==> flow/design.v <==
`timescale 1us / 1ps
module ARTAU(
    input radar_echo,
    input scan_for_target,
    input [31:0] jet_speed,
    input [31:0] max_safe_distance,
    input RST,
    input CLK,
    output reg radar_pulse_trigger,
    output reg [31:0] distance_to_target,
    output reg threat_detected,
    output reg [1:0] ARTAU_state
);
reg [31:0] distance1;   
reg [31:0] distance2;   
reg [11:0] elapsed_time;   
reg have_prev;          
parameter c0 = 300000000;   
parameter radar_pulse_duration = 300;   
parameter max_listen_time = 2000;   
parameter assess_timeout = 3000;   
wire [40:0] echo_product = c0 * elapsed_time;
wire [40:0] echo_distance = echo_product / 2000;
wire [11:0] elapsed_ms = elapsed_time / 1000;
wire [44:0] predicted_distance = distance2 + jet_speed * elapsed_ms;
always @(posedge CLK or posedge RST) begin
    if (RST) begin
        ARTAU_state <= 2'b00;   
        radar_pulse_trigger <= 0;
        distance_to_target <= 0;
        threat_detected <= 0;
        distance1 <= 0;
        elapsed_time <= 0;
        have_prev <= 0;
    end else begin
        case (ARTAU_state)
            2'b00:   
                if (scan_for_target) begin
                    radar_pulse_trigger <= 1;
                    ARTAU_state <= 2'b01;   
                end
            2'b01:   
                if (elapsed_time < radar_pulse_duration) begin
                    radar_pulse_trigger <= 1;
                    elapsed_time <= elapsed_time + 100;   
                end else begin
                    radar_pulse_trigger <= 0;
                    elapsed_time <= 0;
                    ARTAU_state <= 2'b10;   
                end
            2'b10:   
                if (elapsed_time < max_listen_time) begin
                    if (radar_echo) begin
                        distance1 <= distance2;
                        distance2 <= echo_distance[31:0];
                        elapsed_time <= 0;
                        if (have_prev) begin
                            ARTAU_state <= 2'b11;   
                        end else begin
                            have_prev <= 1;
                            radar_pulse_trigger <= 1;
                            ARTAU_state <= 2'b01;   
                        end
                    end else begin
                        elapsed_time <= elapsed_time + 100;
                    end
                end else begin
                    ARTAU_state <= 2'b00;
                    radar_pulse_trigger <= 0;
                    distance_to_target <= 0;
                    threat_detected <= 0;
                    elapsed_time <= 0;
                    have_prev <= 0;
                end
            2'b11:   
                if (elapsed_time < assess_timeout) begin
                    distance_to_target <= distance2;
                    threat_detected <= (predicted_distance < distance1) && distance2 < max_safe_distance;
                    if (scan_for_target) begin
                        radar_pulse_trigger <= 1;
                        elapsed_time <= 0;
                        ARTAU_state <= 2'b01;   
                    end else begin
                        elapsed_time <= elapsed_time + 100;
                    end
                end else begin
                    ARTAU_state <= 2'b00;
                    radar_pulse_trigger <= 0;
                    distance_to_target <= 0;
                    threat_detected <= 0;
                    elapsed_time <= 0;
                    have_prev <= 0;
                end
        endcase
    end
end
endmodule
module ECSU(
    input CLK,
    input RST,
    input thunderstorm,
    input [5:0] wind,
    input [1:0] visibility,
    input signed [7:0] temperature,
    output reg severe_weather,
    output reg emergency_landing_alert,
    output reg [1:0] ECSU_state
);
    parameter ALL_CLEAR = 2'b00;
    parameter CAUTION = 2'b01;
    parameter HIGH_ALERT = 2'b10;
    parameter EMERGENCY = 2'b11;
    reg [1:0] current_state, next_state;
    always @(posedge CLK or posedge RST) begin
        if (RST) begin
            current_state <= ALL_CLEAR;
        end else begin
            current_state <= next_state;
        end
    end
    always @(*) begin
        severe_weather = (current_state == HIGH_ALERT) || (current_state == EMERGENCY);
        emergency_landing_alert = (current_state == EMERGENCY);
        ECSU_state = current_state;
    end
    always @(*) begin
        next_state = current_state;
        case (current_state)
            ALL_CLEAR: begin
                if (wind >= 11 && wind <= 15)  
                    next_state = CAUTION;
                else if (visibility == 2'b01)  
                    next_state = CAUTION;
                else if (thunderstorm || wind > 15 || temperature > 35 || temperature < -35 || visibility == 2'b11) begin
                    next_state = HIGH_ALERT;
                end
            end
            CAUTION: begin
                if (wind <= 10 && visibility == 2'b00)  
                    next_state = ALL_CLEAR;
                else if (thunderstorm || wind > 15 || temperature > 35 || temperature < -35 || visibility == 2'b11) begin
                    next_state = HIGH_ALERT;
                end
            end
            HIGH_ALERT: begin
                if (temperature < -40 || temperature > 40 || wind > 20) begin
                    next_state = EMERGENCY;
                end else if (!thunderstorm && wind <= 10 && temperature >= -35 && temperature <= 35 && visibility != 2'b11) begin
                    next_state = CAUTION;
                end
            end
            EMERGENCY: begin
            end
        endcase
    end
endmodule
`timescale 1us / 1ps
module ICMS(
    input CLK,
    input RST,
    input radar_echo,
    input scan_for_target,
    input [31:0] jet_speed,
    input [31:0] max_safe_distance,
    input [5:0] wind,
    input thunderstorm,
    input [1:0] visibility,
    input signed [7:0] temperature,
    output radar_pulse_trigger,
    output [31:0] distance_to_target,
    output safe_to_engage,
    output threat_detected,
    output emergency_landing_alert,
    output [1:0] ECSU_state,  
    output [1:0] ARTAU_state
);
   wire severe_weather;
   ARTAU artau_inst (
       .radar_echo(radar_echo),
       .scan_for_target(scan_for_target),
       .jet_speed(jet_speed),
       .max_safe_distance(max_safe_distance),
       .RST(RST),
       .CLK(CLK),
       .radar_pulse_trigger(radar_pulse_trigger),
       .distance_to_target(distance_to_target),
       .threat_detected(threat_detected),
       .ARTAU_state(ARTAU_state)
   );
   ECSU ecsu_inst (
       .CLK(CLK),
       .RST(RST),
       .thunderstorm(thunderstorm),
       .wind(wind),
       .visibility(visibility),
       .temperature(temperature),
       .severe_weather(severe_weather),
       .emergency_landing_alert(emergency_landing_alert),
       .ECSU_state(ECSU_state)
   );
   assign safe_to_engage = (threat_detected) && (!severe_weather);
endmodule
Ticket comment

==> Step by step through the tools: ICMS <==
Each step is given for the RTL above and for the edited RTL.
"before" refers to lines of the RTL above, "after" to lines of the edited file.
"diff": "after" minus "before" as printed here. "rel_change_pct": 100 x difference / "before".
Library cell names are shortened.
{ "setup": {"top_module": "ICMS", "clk_port": "CLK", "cell_library": "sky130hd", "lib_corner": "tt_025C_1v80"} }

==> The edit <==
The edit as a unified diff against the file above.
The edit is scripted: it alters the design's behaviour and was not made to optimise anything.
begin of diff
@@ -188,4 +188,7 @@
        .ARTAU_state(ARTAU_state)
    );
+   wire severe_weather_a, severe_weather_b;
+   wire emergency_landing_alert_a, emergency_landing_alert_b;
+   wire [1:0] ECSU_state_a, ECSU_state_b;
    ECSU ecsu_inst (
        .CLK(CLK),
@@ -195,8 +198,14 @@
        .visibility(visibility),
        .temperature(temperature),
-       .severe_weather(severe_weather),
-       .emergency_landing_alert(emergency_landing_alert),
-       .ECSU_state(ECSU_state)
+       .severe_weather(severe_weather_a),
+       .emergency_landing_alert(emergency_landing_alert_a),
+       .ECSU_state(ECSU_state_a)
    );
+   ECSU ecsu_inst_alt (.CLK(CLK), .RST(RST), .thunderstorm(thunderstorm), .wind(~wind),
+       .visibility(visibility), .temperature(temperature), .severe_weather(severe_weather_b),
+       .emergency_landing_alert(emergency_landing_alert_b), .ECSU_state(ECSU_state_b));
+   assign severe_weather = severe_weather_a ^ severe_weather_b;
+   assign emergency_landing_alert = emergency_landing_alert_a ^ emergency_landing_alert_b;
+   assign ECSU_state = ECSU_state_a ^ ECSU_state_b;
    assign safe_to_engage = (threat_detected) && (!severe_weather);
 endmodule
end of diff

==> Word-level counts <==
Source: Yosys, flattened and elaborated, memories not mapped. Widths are those after wreduce. Registers that Yosys merges into a memory's read port (data or address) are not register bits. Print and check cells do not count. Equal cells are merged and count once.
{ "bits": {"columns": ["item", "before", "after", "diff", "rel_change_pct"], "rows": [
  ["register_bits", 115, 117, 2, 1.74],
  ["inputBits", 85, 85, 0, 0.00],
  ["out_inout_bits", 40, 40, 0, 0.00],
  ["word_cells", 115, 151, 36, 31.30]
]} }
{ "classes": {"columns": ["item", "before", "after", "diff", "rel_change_pct"], "rows": [
  ["n_addsub", 2, 2, 0, 0.00],
  ["multipliers", 2, 2, 0, 0.00],
  ["div_mod_pow", 2, 2, 0, 0.00],
  ["compare", 16, 21, 5, 31.25],
  ["n_eq", 15, 19, 4, 26.67],
  ["n_mux", 37, 44, 7, 18.92],
  ["logic", 2, 7, 5, 250.00],
  ["reduce_and_logical", 30, 44, 14, 46.67]
]} }
{ "ops": {"columns": ["operator", "before", "after", "diff", "rel_change_pct"], "rows": [
  ["2-bit two-way mux", 12, 18, 6, 50.00],
  ["1-bit logical AND", 8, 14, 6, 75.00],
  ["1-bit logical OR", 7, 13, 6, 85.71],
  ["2-bit equality test (second input constant)", 5, 7, 2, 40.00],
  ["6-bit by 4-bit less-or-equal comparator with 1-bit output (second input constant)", 2, 4, 2, 100.00],
  ["1-bit bitwise XOR", 0, 2, 2, null],
  ["2-bit by 1-bit equality test with 1-bit output (second input constant)", 3, 4, 1, 33.33],
  ["2-bit zero test", 3, 4, 1, 33.33],
  ["1-bit inverter", 2, 3, 1, 50.00],
  ["2-bit AND reduction", 2, 3, 1, 50.00],
  ["6-bit by 4-bit >= comparator with 1-bit output (second input constant)", 1, 2, 1, 100.00],
  ["6-bit by 4-bit greater-than comparator with 1-bit output (second input constant)", 1, 2, 1, 100.00],
  ["6-bit by 5-bit greater-than comparator with 1-bit output (second input constant)", 1, 2, 1, 100.00],
  ["3-bit by 1-bit != test with 1-bit output (second input constant)", 1, 2, 1, 100.00],
  ["2-bit case mux with 3-bit select", 1, 2, 1, 100.00],
  ["6-bit inverter", 0, 1, 1, null],
  ["2-bit bitwise XOR", 0, 1, 1, null]
]} }
Unchanged operator kinds not shown: 31.

==> Logic depth <==
Yosys ltp: most cells in a row. Word level: on the elaborated netlist, between registers, memories and ports. Mapped: between sequential cells and ports; inverters and the memories' decode and read muxes count.
{ "depth": {"columns": ["item", "before", "after", "diff", "rel_change_pct"], "rows": [
  ["word_depth", 9, 10, 1, 11.11],
  ["ABC_AREA", "0", "0", null, null],
  ["depth_mapped", 119, 118, -1, -0.84],
  ["depth_no_buf", 103, 106, 3, 2.91]
]} }

==> Mapped cells and area <==
The flow's flattened synthesis, as Yosys stat reports it; memories are mapped. The netlist is that of the ABC_AREA named above (0 if unset); the other value can give another one.
{ "mapped": {"columns": ["item", "before", "after", "diff", "rel_change_pct"], "rows": [
  ["cell_count", 3088, 3058, -30, -0.97],
  ["synth_area_um2", 24708.7, 24472.2, -236.5, -0.96],
  ["sequential_area_um2", 2907.8, 2957.8, 50.0, 1.72],
  ["flip_flops", 110, 112, 2, 1.82],
  ["n_buf", 106, 97, -9, -8.49]
]} }
{ "by_type": {"columns": ["type", "before", "after", "diff", "rel_change_pct"], "rows": [
  ["o21ai_0", 115, 146, 31, 26.96],
  ["o21bai_1", 58, 40, -18, -31.03],
  ["nor4_1", 32, 14, -18, -56.25],
  ["inv_1", 272, 287, 15, 5.51],
  ["o211ai_1", 50, 36, -14, -28.00],
  ["nand3_1", 60, 73, 13, 21.67],
  ["xor2_1", 52, 63, 11, 21.15],
  ["and3_1", 37, 26, -11, -29.73],
  ["nand2_1", 303, 293, -10, -3.30],
  ["a31oi_1", 34, 43, 9, 26.47],
  ["o21ai_1", 34, 25, -9, -26.47],
  ["or2_2", 24, 16, -8, -33.33],
  ["o22ai_1", 21, 13, -8, -38.10],
  ["clkbuf_1", 55, 62, 7, 12.73],
  ["o31ai_1", 23, 16, -7, -30.43],
  ["a22oi_1", 16, 9, -7, -43.75],
  ["a2111o_1", 10, 3, -7, -70.00],
  ["o22a_1", 3, 10, 7, 233.33]
]} }
Unchanged cell types not shown: 19.
The list need not be complete.
The figures by module come from a second, unflattened synthesis with its own total; it is not the netlist above.
{ "unflattened": {"columns": ["item", "before", "after", "diff", "rel_change_pct"], "rows": [
  ["hier_cells", 3135, 3176, 41, 1.31],
  ["hier_area_um2", 25238.0, 25195.4, -42.6, -0.17]
]} }
Each row is one instance without its submodules.
{ "by_module_before": {"columns": ["mod", "n_inst", "n_cells", "area_um2", "seq_area_um2"], "rows": [
  ["ARTAU", 1, 3080, 24810.0, 2857.7],
  ["ECSU", 1, 54, 414.1, 50.0],
  ["ICMS", 1, 1, 13.8, 0.0]
]} }
{ "by_module_after": {"columns": ["mod", "n_inst", "n_cells", "area_um2", "seq_area_um2"], "rows": [
  ["ARTAU", 1, 3059, 24320.8, 2857.7],
  ["ECSU", 2, 53, 405.4, 50.0],
  ["ICMS", 1, 11, 63.8, 0.0]
]} }

==> Worst setup path after synthesis <==
OpenSTA on the mapped netlist: ideal clock, no wires. The path of least setup slack (recovery checks aside). Input and output delay are each 20% of the period. Register names are those of the netlist, which keeps one name where synthesis merged equal registers.
{ "synth_path": {"columns": ["item", "before", "after", "diff", "rel_change_pct"], "rows": [
  ["path_type", "register to register", "register to register", null, null],
  ["from", "register artau_inst.elapsed_time[3]", "register artau_inst.elapsed_time[3]", null, null],
  ["to", "register artau_inst.distance2[0]", "register artau_inst.distance2[0]", null, null],
  ["clock_period_ns", 30.0, 30.0, 0.0, 0.00],
  ["setup_ns", 0.270, 0.256, -0.014, null],
  ["t_first_pin_ns", 0.000, 0.000, 0.000, null],
  ["arrival_ns", 26.620, 25.948, -0.672, -2.52],
  ["required_time_ns", 29.730, 29.744, 0.014, 0.05],
  ["path_slack_ns", 3.110, 3.796, 0.686, null],
  ["path_delay_ns", 26.890, 26.204, -0.686, -2.55],
  ["driving_pins", 105, 105, 0, 0.00],
  ["path_buffers", 9, 8, -1, -11.11],
  ["period_less_setup_slack_ns", 26.89, 26.204, -0.686, -2.55]
]} }
"path_delay_ns" = arrival - input delay + setup time.
"driving_pins" counts driving pins, that of a launching flip-flop among them; a cell with two outputs on the path counts twice.
"period_less_setup_slack_ns" is the clock period less the worst setup slack; recovery checks do not enter. This is arithmetic on one report: input and output delays are still those of the set period (20% each).
Between the ends stands the longest chain of elaborated cells between them, by number of cells; it is not shown to be the way that was timed. Of several equally long chains one is given.
Each line given opens the expression or statement behind the cell; cells for indexed reads and writes are added by Yosys, which also makes memories of some case tables.
At most two assigning lines are given for a register; there are more.
before: Ways into the end's enable are left out, as the timed path ends at the data pin.
{ "synth_between_before": {"path_cell_list": "dfrtp_1 fa_1 ha_1 fa_1 inv_1 fa_1 fa_1 inv_1 ha_1 a21oi_1 o21ai_0 or4_1 mux2_2 and2_1 buf_2 or4_4 o211ai_2 mux2i_1 (+69 left out) nand2_1 nor4_1 o311ai_4 and2_1 clkbuf_1 xnor2_1 ha_1 inv_1 nor4_4 a31oi_2 inv_1 ha_1 nor3b_1 nor4bb_1 a21oi_1 o221a_2 o22ai_1 nand4_1", "elab_chain_cells": 2, "cells_between": 2, "cone_lines": 2, "cone_classes": "mul (1); div (1)"} }
{ "synth_rtl_before": {"columns": ["item", "line", "source"], "rows": [
  ["start, declared", 16, "reg [11:0] elapsed_time;"],
  ["start, assigned", 45, "elapsed_time <= elapsed_time + 100;"],
  ["start, assigned", 65, "elapsed_time <= elapsed_time + 100;"],
  ["21-bit by 12-bit multiplier with 33-bit output", 22, null],
  ["41-bit by 11-bit divider with 41-bit output", 23, null],
  ["end, assigned", 55, "distance2 <= echo_distance[31:0];"],
  ["end, declared", 15, "reg [31:0] distance2;"]
]} }
Nets of the timed path that keep an RTL name, with a line that drives or declares them; the list need not be complete.
{ "synth_nets_before": {"columns": ["signal", "line"], "rows": [
  ["artau_inst.echo_distance[28]", 23],
  ["artau_inst.echo_distance[5]", 23],
  ["artau_inst.echo_distance[3]", 23]
]} }
after: Ways into the end's enable are left out, as the timed path ends at the data pin.
{ "synth_between_after": {"path_cell_list": "dfrtp_1 fa_1 ha_1 fa_1 inv_1 fa_1 fa_1 inv_1 ha_1 buf_2 nand4_1 or2_0 o32a_1 and3_1 a211oi_2 o2111ai_1 or3_1 inv_2 (+69 left out) a211o_1 and2_1 buf_2 xnor2_1 ha_1 nand4_1 and2_1 buf_2 inv_2 ha_1 nor2_1 and4b_1 a21bo_1 or2_2 a211oi_1 nor4b_1 o21a_1 o21ai_1", "elab_chain_cells": 2, "cells_between": 2, "cone_lines": 2, "cone_classes": "mul (1); div (1)"} }
{ "synth_rtl_after": {"columns": ["item", "line", "source"], "rows": [
  ["start, declared", 16, "reg [11:0] elapsed_time;"],
  ["start, assigned", 45, "elapsed_time <= elapsed_time + 100;"],
  ["start, assigned", 65, "elapsed_time <= elapsed_time + 100;"],
  ["21-bit by 12-bit multiplier with 33-bit output", 22, null],
  ["41-bit by 11-bit divider with 41-bit output", 23, null],
  ["end, assigned", 55, "distance2 <= echo_distance[31:0];"],
  ["end, declared", 15, "reg [31:0] distance2;"]
]} }
{ "synth_nets_after": {"columns": ["signal", "line"], "rows": [
  ["artau_inst.echo_distance[30]", 23],
  ["artau_inst.echo_distance[27]", 23],
  ["artau_inst.echo_distance[22]", 23],
  ["artau_inst.echo_distance[19]", 23],
  ["artau_inst.echo_distance[5]", 23]
]} }

==> Worst path after layout <==
Path of least setup slack in the final report of each run of pair 1 (OpenROAD, finished layout, wires in). Where an end is a register, its clock arrival counts in the times.
{ "layout_path": {"columns": ["item", "before", "after", "diff", "rel_change_pct"], "rows": [
  ["path_type", "register to register", "register to register", null, null],
  ["from", "register artau_inst.elapsed_time[11]", "register artau_inst.elapsed_time[3]", null, null],
  ["to", "register artau_inst.distance2[1]", "register artau_inst.distance2[0]", null, null],
  ["clock_period_ns", 30.0, 30.0, 0.0, 0.00],
  ["setup_ns", 0.26, 0.24, -0.02, null],
  ["t_first_pin_ns", 0.41, 0.40, -0.01, -2.44],
  ["arrival_ns", 28.58, 28.92, 0.34, 1.19],
  ["required_time_ns", 30.14, 30.16, 0.02, 0.07],
  ["path_slack_ns", 1.56, 1.25, -0.31, null],
  ["driving_pins", 105, 99, -6, -5.71],
  ["path_buffers", 3, 3, 0, 0.00]
]} }
Between the ends stands the longest chain of elaborated cells between them, by number of cells; it is not shown to be the way that was timed. Of several equally long chains one is given.
At most two assigning lines are given for a register; there are more.
before: Ways into the end's enable are left out, as the timed path ends at the data pin.
{ "layout_between_before": {"path_cell_list": "dfrtp_4 inv_1 ha_1 xor2_1 ha_1 a21oi_1 fa_1 inv_1 fa_1 ha_1 ha_1 a21oi_2 nor4_1 or4_1 mux2_2 and2_1 or4_4 o211ai_2 (+69 left out) ha_1 nand2_1 nor4_1 o311ai_4 and2_1 xnor2_2 ha_1 inv_1 nor4_4 a31oi_2 inv_1 ha_1 nor3b_2 nand4bb_1 mux2_1 o221a_2 o22ai_1 nand3_1", "elab_chain_cells": 2, "cells_between": 2, "cone_lines": 2, "cone_classes": "mul (1); div (1)"} }
{ "layout_rtl_before": {"columns": ["item", "line", "source"], "rows": [
  ["start, declared", 16, "reg [11:0] elapsed_time;"],
  ["start, assigned", 45, "elapsed_time <= elapsed_time + 100;"],
  ["start, assigned", 65, "elapsed_time <= elapsed_time + 100;"],
  ["21-bit by 12-bit multiplier with 33-bit output", 22, null],
  ["41-bit by 11-bit divider with 41-bit output", 23, null],
  ["end, assigned", 55, "distance2 <= echo_distance[31:0];"],
  ["end, declared", 15, "reg [31:0] distance2;"]
]} }
Nets of the timed path that keep an RTL name, with a line that drives or declares them; the list need not be complete.
{ "layout_nets_before": {"columns": ["signal", "line"], "rows": [
  ["artau_inst.echo_distance[18]", 23],
  ["artau_inst.echo_distance[17]", 23],
  ["artau_inst.echo_distance[16]", 23],
  ["artau_inst.echo_distance[10]", 23],
  ["artau_inst.echo_distance[5]", 23]
]} }
after: Ways into the end's enable are left out, as the timed path ends at the data pin.
{ "layout_between_after": {"path_cell_list": "dfrtp_2 fa_1 ha_1 fa_1 inv_1 fa_1 fa_1 inv_1 ha_1 nand4_1 or2_0 o32a_1 and3_1 a211oi_4 buf_4 o2111ai_1 or3_1 clkinv_2 (+63 left out) nand2_2 ha_1 o21ai_0 a211o_1 and2_1 xnor2_1 ha_2 nand4_1 a21oi_2 mux2_4 and4bb_1 a21oi_2 inv_2 or3_4 a2111oi_4 nor4b_2 o21ai_0 o21ai_1", "elab_chain_cells": 2, "cells_between": 2, "cone_lines": 2, "cone_classes": "mul (1); div (1)"} }
{ "layout_rtl_after": {"columns": ["item", "line", "source"], "rows": [
  ["start, declared", 16, "reg [11:0] elapsed_time;"],
  ["start, assigned", 45, "elapsed_time <= elapsed_time + 100;"],
  ["start, assigned", 65, "elapsed_time <= elapsed_time + 100;"],
  ["21-bit by 12-bit multiplier with 33-bit output", 22, null],
  ["41-bit by 11-bit divider with 41-bit output", 23, null],
  ["end, assigned", 55, "distance2 <= echo_distance[31:0];"],
  ["end, declared", 15, "reg [31:0] distance2;"]
]} }
{ "layout_nets_after": {"columns": ["signal", "line"], "rows": [
  ["artau_inst.echo_distance[30]", 23],
  ["artau_inst.echo_distance[24]", 23],
  ["artau_inst.echo_distance[22]", 23],
  ["artau_inst.echo_distance[5]", 23],
  ["artau_inst.echo_distance[2]", 23]
]} }

==> Flow runs <==
Both versions went through the flow (Yosys, OpenROAD) with the same settings in each pair. Constraints: input delay and output delay 20% of the set period each, output load 0.01 pF.
{ "settings_pair_1": {"CORE_UTILIZATION": 40, "period_ns": 30.0, "CAP_MARGIN": 20, "CORE_MARGIN": 2, "SLEW_MARGIN": 20} }
{ "measured_pair_1": {"columns": ["item", "before", "after", "diff", "rel_change_pct"], "rows": [
  ["synthesis_area_um2", 24708.7, 24472.2, -236.5, -0.96],
  ["dieArea_um2", 63776.5, 63174.3, -602.2, -0.94],
  ["finish.stdcell_area_um2", 28089.4, 27805.4, -284.0, -1.01],
  ["final_util_pct", 45.8, 46.0, 0.2, null],
  ["worstSetupSlack_ns", 1.563, 1.246, -0.317, null],
  ["setup_tns_ns", 0.000, 0.000, 0.000, null],
  ["fin_hold_ws_ns", 0.490, 0.490, 0.000, null],
  ["achieved_clock_period_ns", 28.437, 28.754, 0.317, 1.11]
]} }
{ "settings_pair_2": {"ABC_AREA": 0, "CAP_MARGIN": 25, "CELL_PAD_IN_SITES_DETAIL_PLACEMENT": 1, "CORE_UTILIZATION": 51, "CTS_CLUSTER_DIAMETER": 28, "MIN_ROUTING_LAYER": "met2", "SETUP_SLACK_MARGIN": 5.0, "SLEW_MARGIN": 15, "period_ns": 40.2, "CORE_MARGIN": 2} }
{ "measured_pair_2": {"columns": ["item", "before", "after", "diff", "rel_change_pct"], "rows": [
  ["synthesis_area_um2", 24708.7, 24472.2, -236.5, -0.96],
  ["dieArea_um2", 50225.3, 49753.5, -471.8, -0.94],
  ["finish.stdcell_area_um2", 26814.5, 26665.6, -148.9, -0.56],
  ["final_util_pct", 56.2, 56.1, -0.1, null],
  ["worstSetupSlack_ns", 6.917, 7.002, 0.085, null],
  ["setup_tns_ns", 0.000, 0.000, 0.000, null],
  ["fin_hold_ws_ns", 0.518, 0.517, -0.001, null],
  ["achieved_clock_period_ns", 33.283, 33.198, -0.085, -0.26]
]} }
"achieved_clock_period_ns": clock period set for the run, less the worst setup slack. It is reckoned from that one timing run; input and output delays stay at 20% of the period that was set.
